==> flow/design.v <==
module mult32(input clk,
	      input rst,
	      input en,
	      input [31:0] a,
	      input [31:0] b,
	      output [31:0] z,
				output output_ready);
reg [49:0] temp_out ;
reg s_a, s_b, s_z;
reg [9:0] e_a, e_b, e_z;
reg [23:0] m_a, m_b, m_z;
reg guard, round, lonz;
reg [31:0] Z, temp2;
reg out_ready;
reg [31:0] z_q;
reg out_ready_q;
reg [5:0] diff2;
reg [15:0] val16;
reg [7:0] val8;
reg [3:0] val4;
always@(posedge clk)
begin
	if(rst == 1)
	begin
		Z = 32'd0;
		out_ready = 0;
	end
	else if(en == 0)
	begin
		out_ready = 0;
	end
	else if(en == 1)
	begin 
		s_a = a[31];
		s_b = b[31];
		e_a = a[30:23] - 127;
		e_b = b[30:23] - 127;
		m_a[22:0] = a[22:0];
		m_b[22:0] = b[22:0];
		m_a[23] = 1;
		m_b[23] = 1;
		if((e_a == 128 && m_a[22:0] != 0) || (e_b == 128 && m_b[22:0] != 0))
		begin
			Z[31] = 1;
			Z[30:23] = 8'hff;
			Z[22] = 1;
			Z[21:0] = 0;
			out_ready = 1;
		end
		else if(e_a == 128)
		begin
			if(($signed(e_b) == -127) && (m_b[22:0] == 0))
			begin
				Z[31] = 1;
				Z[30:23] = 8'hff;
				Z[22] = 1;
				Z[21:0] = 0;
				out_ready = 1;
			end
			else
			begin
				Z[31] = s_a ^ s_b;
				Z[30:23] = 8'hff;
				Z[22:0] = 0;
				out_ready = 1;
			end
		end
		else if(e_b == 128)
		begin
			if(($signed(e_a) == -127) && (m_a[22:0] == 0))
			begin
				Z[31] = 1;
				Z[30:23] = 8'hff;
				Z[22] = 1;
				Z[21:0] = 0;
				out_ready = 1;
			end
			else
			begin
				Z[31] = s_a ^ s_b;
				Z[30:23] = 8'hff;
				Z[22:0] = 0;
				out_ready = 1;
			end
		end
		else if($signed(e_a) == -127 && m_a[22:0] == 23'd0)  	
		begin	   
			Z[31] = s_a ^ s_b;
			Z[30:23] = 0;
			Z[22:0] = 0;
			out_ready = 1;
		end
		else if($signed(e_b) == -127 && m_b[22:0] == 23'd0)	
		begin	   
			Z[31] = s_a ^ s_b;
			Z[30:23] = 0;
			Z[22:0] = 0;
			out_ready = 1;
		end
		else
		begin
			s_z = s_a ^ s_b;
			e_z = e_a + e_b + 1;
			temp_out = m_a * m_b * 4;
			m_z = temp_out [49:26];
			guard = temp_out [25];
			round = temp_out [24];
			lonz = (temp_out[23:0] != 0);
			if(m_z[23] == 0)
			begin
				temp2 [23:0] = m_z[23:0];
				temp2 [31:24] = 0;
				if (temp2 == 0)
				begin 
					diff2 = 32;
				end
				else
				begin
    			diff2[5] = 1'b0;
  		  	diff2[4] = (temp2[31:16] == 16'b0);
    			val16 = diff2[4] ? temp2[15:0] : temp2[31:16];
    			diff2[3] = (val16[15:8] == 8'b0);
    			val8 = diff2[3] ? val16[7:0] : val16 [15:8];
    			diff2[2] = (val8[7:4] == 4'b0);
    			val4 = diff2[2] ? val8[3:0] : val8[7:4];
    			diff2[1] = (val4[3:2] == 2'b0);
    			diff2[0] = diff2[1] ? ~val4[1] : ~val4[3];
				end
				m_z = m_z << (diff2 - 8);
				e_z = e_z - (diff2 - 8);
			end
			if (guard && (round | lonz | m_z[0]))
			begin
				m_z = m_z + 1;
				if(m_z == 24'hffffff)
				begin
					e_z = e_z + 1;
				end
			end
			Z[22:0] = m_z [22:0];
			Z[31:23] = e_z [7:0] + 127;	
			Z[31] = s_z;
			if($signed(e_z) < -126)
			begin
				Z[31:0] = 0; 
			end
			if($signed(e_z) == -126 && m_z[23] == 0)
			begin
				Z[30:23] = 0;
			end	
			if($signed(e_z) > 127)
			begin
				Z[22:0] = 0;
				Z[30:23] = 8'hff;
				Z[31] = s_z;
			end
			out_ready = 1;		
		end
	end
	z_q <= Z;
	out_ready_q <= out_ready;
end
assign z = z_q;
assign output_ready = out_ready_q;
endmodule	
module adder32(input clk,
						 input rst,
						 input en,
						 input [31:0] a,
						 input [31:0] b,
						 output [31:0] z,
						 output output_ready);
reg s_a, s_b, s_z;
reg [9:0] e_a, e_b, e_z, e_min, diff;
reg [26:0] m_a, m_b;
reg [23:0] m_z;
reg [27:0] temp;
reg guard, round, lonz;
reg [31:0] Z, temp2;
reg out_ready;
reg [31:0] z_q;
reg out_ready_q;
reg [5:0] diff2;
reg [15:0] val16;
reg [7:0] val8;
reg [3:0] val4;
always@(posedge clk)
begin		
	if(rst == 1)
	begin
		diff = 0;
		diff2 = 0;
		Z = 32'd0;
		out_ready = 0;
		temp = 0;
	end
	else if (en == 0)
	begin
		out_ready = 0;
	end
	else if (en == 1)
	begin
		s_a = a[31];
		s_b = b[31];
		e_a = a[30:23] - 127;
		e_b = b[30:23] - 127;
		m_a[26] = 1;
		m_b[26] = 1;
		m_a [25:3]= a[22:0];
		m_b [25:3]= b[22:0];
		m_a [2:0] = 3'd0;
		m_b [2:0] = 3'd0;
		if((e_a == 128 && m_a[25:0] != 0) || (e_b == 128 && m_b[25:0] != 0))
		begin
			Z[31] = 1;
			Z[30:23] = 8'hff;
			Z[22] = 1;
			Z[21:0] = 0;
			out_ready = 1;
		end
		else if(e_a == 128)
		begin
			Z[31] = s_a;
			Z[30:23] = 8'hff;
			Z[22:0] = 0;
			out_ready = 1;
		end
		else if(e_b == 128)
		begin
			Z[31] = s_b;
			Z[30:23] = 8'hff;
			Z[22:0] = 0;
			out_ready = 1;
		end
		else if(($signed(e_a) == -127 && m_a[25:0] == 0) && ($signed(e_b) == -127 && m_b[25:0] == 0))
		begin	   
			Z[31] = s_a & s_b;
			Z[30:23] = 0;
			Z[22:0] = 0;
			out_ready = 1;
		end
		else if($signed(e_a) == -127 && m_a[25:0] == 0) 	
		begin	   
			Z[31] = s_b;
			Z[30:23] = e_b[7:0] + 127;
			Z[22:0] = m_b[25:3];
			out_ready = 1;
		end
		else if($signed(e_b) == -127 && m_b[25:0] == 0)  	
		begin	   
			Z[31] = s_a;
			Z[30:23] = e_a[7:0] + 127;
			Z[22:0] = m_a[25:3];
			out_ready = 1;
		end
		else if(($signed(e_a) == $signed(e_b)) && (m_a == m_b) && (s_a != s_b))			
		begin
			Z[31] = 0;
			Z[30:23] = 0;
			Z[22:0] = 0;
			out_ready = 1;
		end
		else
		begin
			if($signed(e_a) > $signed(e_b))
			begin
				diff = e_a - e_b;
				e_b = e_b + diff;
				m_b = m_b >> diff;
				m_b[0] = m_b[0] | m_b[1];
			end
			else if ($signed(e_a) < $signed(e_b))
			begin
				diff = e_b - e_a;
				e_a = e_a + diff;
				m_a = m_a >> diff;
				m_a[0] = m_a[0] | m_a[1];
			end
			e_z = e_a;
			if(s_a == s_b)
			begin
				temp = m_a + m_b;
				s_z = s_a;
			end
			else
			begin
				if(m_a >= m_b)
				begin
					temp = m_a - m_b;
					s_z = s_a;
				end
				else
				begin
					temp = m_b - m_a;
					s_z = s_b;
				end
			end
			if(temp[27] == 1)
			begin
				m_z = temp[27:4];
				e_z = e_z + 1;
				guard = temp[3];
				round = temp[2];
				lonz = temp[1] | temp[0];
			end
			else
			begin
				m_z = temp[26:3];
				guard = temp[2];
				round = temp[1];
				lonz = temp[0];
				m_z[0] = guard;
			end
			if(m_z [23] == 0)
			begin
				temp2 [23:0] = m_z;
				temp2 [31:24] = 0;
				if (temp2 == 0)
				begin 
					diff2 = 32;
				end
				else
				begin
    			diff2[5] = 1'b0;
  		  	diff2[4] = (temp2[31:16] == 16'b0);
    			val16 = diff2[4] ? temp2[15:0] : temp2[31:16];
    			diff2[3] = (val16[15:8] == 8'b0);
    			val8 = diff2[3] ? val16[7:0] : val16 [15:8];
    			diff2[2] = (val8[7:4] == 4'b0);
    			val4 = diff2[2] ? val8[3:0] : val8[7:4];
    			diff2[1] = (val4[3:2] == 2'b0);
    			diff2[0] = diff2[1] ? ~val4[1] : ~val4[3];
				end
				m_z = m_z << (diff2 - 8);
				e_z = e_z - (diff2 - 8);
			end
			if(guard && (round | lonz | m_z[0]))
			begin
				m_z = m_z + 1;
				if(m_z == 24'hffffff)
				begin
					e_z = e_z + 1;
				end
			end
			Z[22:0] = m_z [22:0];
			Z[30:23] = e_z[7:0] + 127;	
			Z[31] = s_z;
			if($signed(e_z) < -126)
			begin
				Z[31:0] = 0; 
			end
			if($signed(e_z) == -127 && m_z[23] == 0)
				Z[30:23] = 0;
			if ($signed(e_z) == -127 && m_z[23:0] == 24'h0)
			          Z[31] = 0;  
			if($signed(e_z) > 127)
			begin
				Z[22:0] = 0;
				Z[30:23] = 8'hff;
				Z[31] = s_z;
			end
			out_ready = 1;	
		end
	end
	z_q <= Z;
	out_ready_q <= out_ready;
end
assign z = z_q;
assign output_ready = out_ready_q;
endmodule
module PE (input [31:0] x, input [31:0] w, input [31:0] acc, output reg [31:0] res, input clk, output reg [31:0] wout);
  reg [31:0] S1;
  wire [31:0] addout,multout;
  always @(posedge clk) begin
    res <= addout;
    wout <= w;
  end
mult32 m1(.clk(clk),.en(1'b1),.rst(1'b0),.a(x),.b(w),.z(multout),.output_ready());
adder32 a1(.clk(clk),.en(1'b1),.rst(1'b0),.a(multout),.b(acc),.z(addout),.output_ready());
endmodule
# Tool chain data of PE

The steps from the RTL of PE to its reports follow in flow order.
Line numbers count from 1 in the design file above.
Library cell names are shortened.
Not given: -

Top: PE
Clock port: clk
Standard-cell library: sky130hd
Timing corner: tt_025C_1v80

# Word level

Source: Yosys, flattened and elaborated, memories not mapped. Widths are those after wreduce. Registers that Yosys merges into a memory's read port (data or address) are not register bits. Print and check cells do not count. Equal cells are merged and count once.

Bits in registers: 128
Latch bits: 0
RAM bits: 0
Memory bits (read-only): 0
Clocked read ports x word width: 0
Memories: 0
Bits of input ports: 97
Output and inout port bits: 64
Elaborated cells: 413

Add/sub/neg operators: 25
Multiply operators: 1
Divide/modulo/power cells: 0
$lt $le $gt $ge: 7
Equal/unequal tests: 16
Shift-type cells: 4
Muxes and demuxes: 295
Bitwise operators: 15
Reductions and logical operators: 42

Operators with widths:

| operator                                                            | count |
| 24-bit by 24-bit multiplier with 48-bit output                      | 1 |
| 24-bit two-way mux                                                  | 28 |
| 10-bit two-way mux                                                  | 47 |
| 23-bit two-way mux                                                  | 18 |
| 28-bit two-way mux                                                  | 9 |
| 26-bit two-way mux                                                  | 9 |
| 27-bit two-way mux                                                  | 8 |
| 1-bit two-way mux                                                   | 156 |
| 32-bit two-way mux                                                  | 4 |
| 8-bit two-way mux                                                   | 12 |
| 23-bit zero test                                                    | 4 |
| 23-bit nonzero test                                                 | 4 |
| 24-bit zero test                                                    | 3 |
| 24-bit by 32-bit << shifter with 24-bit output                      | 2 |
| 10-bit by 8-bit == test with 1-bit output (second input constant)   | 6 |
| 27-bit by 27-bit subtractor with 28-bit output                      | 2 |
| 27-bit by 10-bit right shift with 27-bit output                     | 2 |
| 24-bit by 1-bit adder with 24-bit output (second input constant)    | 2 |
| 24-bit == test (second input constant)                              | 2 |
| 10-bit by 1-bit adder with 10-bit output (second input constant)    | 4 |
| 8-bit by 7-bit subtractor with 9-bit output (second input constant) | 4 |
| 9-bit by 8-bit == test with 1-bit output (second input constant)    | 4 |
| 8-bit by 7-bit adder with 8-bit output (second input constant)      | 4 |
| 8-bit zero test                                                     | 4 |
| 16-bit two-way mux                                                  | 2 |
| 27-bit by 27-bit adder with 28-bit output                           | 1 |
| 27-bit >= comparator                                                | 1 |
| 24-bit nonzero test                                                 | 1 |

Other operator kinds: 25; their cells: 61.

# Logic depth

Yosys ltp: most cells in a row. Word level: on the elaborated netlist, between registers, memories and ports. Mapped: between sequential cells and ports; inverters and the memories' decode and read muxes count.

Depth after elaboration: 79
ABC_AREA: 0
Mapped depth: 74
Depth with buffers taken out: 65

# Synthesis result

Source: synth_stat.txt of the flow (Yosys; design flattened, memories mapped). It holds for the ABC_AREA given above (unset counts as 0); a run with the other value may have another netlist.
The area totals of this step are shown rounded.

Cell types:

| type     | count | total area (um2) |
| fa_1     | 489   | 9.79E+03 |
| ha_1     | 317   | 3.97E+03 |
| nand2_1  | 717   | 2.69E+03 |
| dfxtp_1  | 128   | 2.56E+03 |
| inv_1    | 649   | 2.44E+03 |
| and2_1   | 273   | 1.71E+03 |
| nor2_1   | 425   | 1595.28 |
| a21oi_1  | 315   | 1.58E+03 |
| xnor2_1  | 176   | 1.54E+03 |
| o21ai_0  | 225   | 1126.08 |
| mux2i_1  | 106   | 1.06E+03 |
| clkbuf_1 | 262   | 983.443 |
| nand3_1  | 159   | 795.763 |
| nor3_1   | 133   | 665.638 |
| a211oi_1 | 74    | 555.533 |
| xor2_1   | 62    | 543.021 |
| a21o_1   | 70    | 525.504 |
| o211ai_1 | 67    | 502.982 |

Other cell types: 112; their cells: 1136.

Cells in the netlist: 5783
Cell area after synthesis: 0.044 mm2
Sequential area: 0.0026 mm2
Mapped flip-flops: 128
Buffer cells: 332

By module: a second synthesis without flattening, with its own total; a netlist apart from the flattened one above.

Cell total of the unflattened synthesis: 6136
Area total of the unflattened synthesis: 0.046 mm2

Each row is one instance without its submodules.

By module:

| module  | instances | cells | area (mm2) | seq. area (mm2) |
| mult32  | 1         | 3112  | 0.026      | 0.00066 |
| adder32 | 1         | 2958  | 0.019      | 0.00066 |
| PE      | 1         | 66    | 0.0013     | 0.0013 |

# Worst setup path after synthesis

Source: OpenSTA report_checks on the synthesized netlist (no wires, ideal clock, input and output delay 20% of the period each), path of least setup slack; recovery checks are left aside. Register names are those of the netlist, which keeps one name where synthesis merged equal registers.

Path type: input port to flip-flop
Start: input port acc[27]
End: register a1.z_q[28]
Clock period: 18000 ps
Input delay: 3600 ps
Setup time: 58 ps
Time at the first pin: 3600 ps
Arrival time: 16735 ps
Data required time: 17942 ps
Setup slack: 1207 ps
Path delay: 13193 ps
Driving pins on the path: 71
Path buffers: 9
Synthesis period reached: 16793 ps

"path delay" is the arrival time less input delay plus setup time.
"driving pins on the path" counts driving pins, that of a launching flip-flop among them; a cell with two outputs on the path counts twice.
"synthesis period reached" = period - worst setup slack (recovery checks aside). The figure is calculated, with input and output delays left at 20% of the set period.
Between the ends stands the longest chain of elaborated cells between them, by number of cells; it is not shown to be the way that was timed. Of several equally long chains one is given.
Each line given opens the expression or statement behind the cell; cells for indexed reads and writes are added by Yosys, which also makes memories of some case tables.

Cells stage by stage: buf_2 > nand2_1 > nor2_1 > xnor2_1 > inv_1 > ha_1 > inv_1 > nor3_1 > a221o_1 > o211ai_2 > a31o_2 > buf_2 > nor2_1 > clkbuf_1 > buf_1 > buf_1 > a21oi_1 > nand2_1 > [35 not listed] > ha_1 > and2_1 > and2_1 > buf_2 > xnor2_1 > nand4_1 > a2111oi_0 > nand3_1 > nor3_1 > xnor2_1 > inv_1 > ha_1 > nand2_1 > o211a_1 > a2111oi_2 > or4_1 > a31oi_1 > a211o_1
Cells in the longest elaborated chain: 77
Elaborated cells on any way between the ends: 239
Classes of those cells: add/sub (14); compare (5); eq/ne (5); shift (3); mux (190); logic (8); reduce/logical (14)

RTL lines, path post-synthesis:

| element                                         | RTL line | source |
| start: declaration                              | 371      | `module PE (input [31:0] x, input [31:0] w, input [31:0] acc, output reg [31:0] res, input clk, output reg [31: ...` |
| 8-bit by 7-bit subtractor with 9-bit output     | 206      | `e_b = b[30:23] - 127;` |
| 9-bit by 9-bit subtractor with 10-bit output    | 274      | `diff = e_b - e_a;` |
| 27-bit by 10-bit right shift with 27-bit output | 276      | `m_a = m_a >> diff;` |
| 1-bit OR                                        | 277      | `m_a[0] = m_a[0] \| m_a[1];` |
| 1-bit two-way mux                               | 272      | `else if ($signed(e_a) < $signed(e_b))` |
| 27-bit two-way mux                              | 265      | `if($signed(e_a) > $signed(e_b))` |
| 27-bit two-way mux                              | 256      | `else if(($signed(e_a) == $signed(e_b)) && (m_a == m_b) && (s_a != s_b))` |
| [63 not listed]                                 | -        |  |
| 32-bit two-way mux                              | 348      | `if($signed(e_z) < -126)` |
| 8-bit two-way mux                               | 352      | `if($signed(e_z) == -127 && m_z[23] == 0)` |
| 8-bit two-way mux                               | 356      | `if($signed(e_z) > 127)` |
| 8-bit two-way mux                               | 256      |  |
| 8-bit two-way mux                               | 249      | `else if($signed(e_b) == -127 && m_b[25:0] == 0)` |
| 8-bit two-way mux                               | 242      | `else if($signed(e_a) == -127 && m_a[25:0] == 0)` |
| 8-bit two-way mux                               | 235      | `else if(($signed(e_a) == -127 && m_a[25:0] == 0) && ($signed(e_b) == -127 && m_b[25:0] == 0))` |
| end: assignment                                 | 365      | `z_q <= Z;` |
| end: declaration                                | 181      | `reg [31:0] z_q;` |

# Path in the finished layout

Path of least setup slack in the final report of run A (OpenROAD, finished layout, wires in). Where an end is a register, its clock arrival counts in the times.
The report prints the path's times to 10 ps; the period is as set.

Path type: input port to flip-flop
Start: input port acc[23]
End: register a1.z_q[28]
Clock period: 29200 ps
Input delay: 5840 ps
Setup time: 110 ps
Time at the first pin: 5840 ps
Arrival time: 25200 ps
Data required time: 29610 ps
Setup slack: 4400 ps
Driving pins on the path: 60
Path buffers: 5

Between the ends stands the longest chain of elaborated cells between them, by number of cells; it is not shown to be the way that was timed. Of several equally long chains one is given.

Cells stage by stage: clkdlybuf4s50_1 > nand3_2 > xnor2_1 > ha_1 > inv_1 > o22ai_1 > a221o_1 > o211ai_2 > a31o_2 > buf_4 > nor3_1 > nor4_2 > nor2_1 > a311o_1 > nor3_1 > a21oi_1 > a21oi_1 > ha_1 > [24 not listed] > nor2_1 > o21ai_1 > a32o_1 > o2111ai_1 > or3_1 > o21ai_1 > nand2_1 > nor3_1 > buf_4 > xnor2_1 > inv_1 > ha_1 > nand2_1 > o211a_1 > a2111oi_2 > or4_1 > a31oi_1 > a211o_1
Cells in the longest elaborated chain: 77
Elaborated cells on any way between the ends: 239
Classes of those cells: add/sub (14); compare (5); eq/ne (5); shift (3); mux (190); logic (8); reduce/logical (14)

RTL lines, path post-layout:

| element                                         | RTL line | source |
| start: declaration                              | 371      | `module PE (input [31:0] x, input [31:0] w, input [31:0] acc, output reg [31:0] res, input clk, output reg [31: ...` |
| 8-bit by 7-bit subtractor with 9-bit output     | 206      | `e_b = b[30:23] - 127;` |
| 9-bit by 9-bit subtractor with 10-bit output    | 274      | `diff = e_b - e_a;` |
| 27-bit by 10-bit right shift with 27-bit output | 276      | `m_a = m_a >> diff;` |
| 1-bit OR                                        | 277      | `m_a[0] = m_a[0] \| m_a[1];` |
| 1-bit two-way mux                               | 272      | `else if ($signed(e_a) < $signed(e_b))` |
| 27-bit two-way mux                              | 265      | `if($signed(e_a) > $signed(e_b))` |
| 27-bit two-way mux                              | 256      | `else if(($signed(e_a) == $signed(e_b)) && (m_a == m_b) && (s_a != s_b))` |
| [63 not listed]                                 | -        |  |
| 32-bit two-way mux                              | 348      | `if($signed(e_z) < -126)` |
| 8-bit two-way mux                               | 352      | `if($signed(e_z) == -127 && m_z[23] == 0)` |
| 8-bit two-way mux                               | 356      | `if($signed(e_z) > 127)` |
| 8-bit two-way mux                               | 256      |  |
| 8-bit two-way mux                               | 249      | `else if($signed(e_b) == -127 && m_b[25:0] == 0)` |
| 8-bit two-way mux                               | 242      | `else if($signed(e_a) == -127 && m_a[25:0] == 0)` |
| 8-bit two-way mux                               | 235      | `else if(($signed(e_a) == -127 && m_a[25:0] == 0) && ($signed(e_b) == -127 && m_b[25:0] == 0))` |
| end: assignment                                 | 365      | `z_q <= Z;` |
| end: declaration                                | 181      | `reg [31:0] z_q;` |

Hand-over note for PE

5 stored runs of PE in the flow (synthesis by Yosys, layout by OpenROAD, sky130hd cells), in arbitrary order. Constraints: input delay and output delay 20% of the set period each, output load 0.01 pF.
"period reached" means the clock period less the worst setup slack. The figure is calculated, with input and output delays left at 20% of the set period.
"allowed time less slack (worst setup path)" is the time allowed to the run's worst setup path (the clock period less input and output delay, where it has them) less its slack. Clock arrival times count: a late capture clock shortens it, a late launch clock lengthens it.
"allowed time less slack (worst setup path)" is given in steps of 10 ps.
Values from the reports are rounded here.
Among the settings, -- means not set for that run.

| setting or result                               | run A                   | run B                   | run C                   | run D                   | run E                   |
| CAP_MARGIN                                      | 5                       | 20                      | 5                       | 20                      | 20                      |
| CELL_PAD_IN_SITES_DETAIL_PLACEMENT              | 2                       | --                      | 2                       | --                      | --                      |
| CELL_PAD_IN_SITES_GLOBAL_PLACEMENT              | 3                       | --                      | 3                       | --                      | --                      |
| CORE_ASPECT_RATIO                               | 0.59                    | --                      | 0.59                    | --                      | --                      |
| CORE_MARGIN                                     | 5                       | 2                       | 4                       | 5                       | 5                       |
| CORE_UTILIZATION                                | 17                      | 40                      | 17                      | 25                      | 37                      |
| GPL_ROUTABILITY_DRIVEN                          | 1                       | --                      | 1                       | --                      | --                      |
| MAX_ROUTING_LAYER                               | met4                    | --                      | met5                    | --                      | --                      |
| SLEW_MARGIN                                     | 35                      | 20                      | 35                      | 35                      | 35                      |
| TNS_END_PERCENT                                 | 95                      | --                      | 95                      | 75                      | 75                      |
| period_ns                                       | 29.2                    | 17.6                    | 29.2                    | 18.0                    | 18.0                    |
| SETUP_SLACK_MARGIN                              | --                      | 1.4                     | --                      | 1.03                    | --                      |
| ABC_AREA                                        | --                      | --                      | --                      | 0                       | 1                       |
| CTS_CLUSTER_DIAMETER                            | --                      | --                      | --                      | 185                     | 185                     |
| MIN_ROUTING_LAYER                               | --                      | --                      | --                      | met1                    | met1                    |
| CTS_CLUSTER_SIZE                                | --                      | --                      | --                      | --                      | 66                      |
| worst slack on setup checks (ps)                | 4400                    | 1400                    | 3900                    | 1300                    | 1300                    |
| post-route utilization (%)                      | 20                      | 50                      | 20                      | 31                      | 41                      |
| allowed time less slack (worst setup path) (ps) | 18960                   | 12670                   | 19440                   | 13070                   | 13120                   |
| worst path kind                                 | input port to flip-flop | input port to flip-flop | input port to flip-flop | input port to flip-flop | input port to flip-flop |
| period reached (ps)                             | 24796                   | 16189                   | 25278                   | 16672                   | 16716                   |
| standard-cell area after layout (mm2)           | 0.05                    | 0.054                   | 0.05                    | 0.053                   | 0.046                   |
| worst hold slack after layout (ps)              | 330                     | 320                     | 330                     | 330                     | 290                     |
| die size (mm2)                                  | 0.27                    | 0.11                    | 0.26                    | 0.18                    | 0.12                    |
| synthesis area (mm2)                            | 0.044                   | 0.044                   | 0.044                   | 0.044                   | 0.042                   |
| final setup TNS (ps)                            | 0                       | 0                       | 0                       | 0                       | 0                       |

End of note.
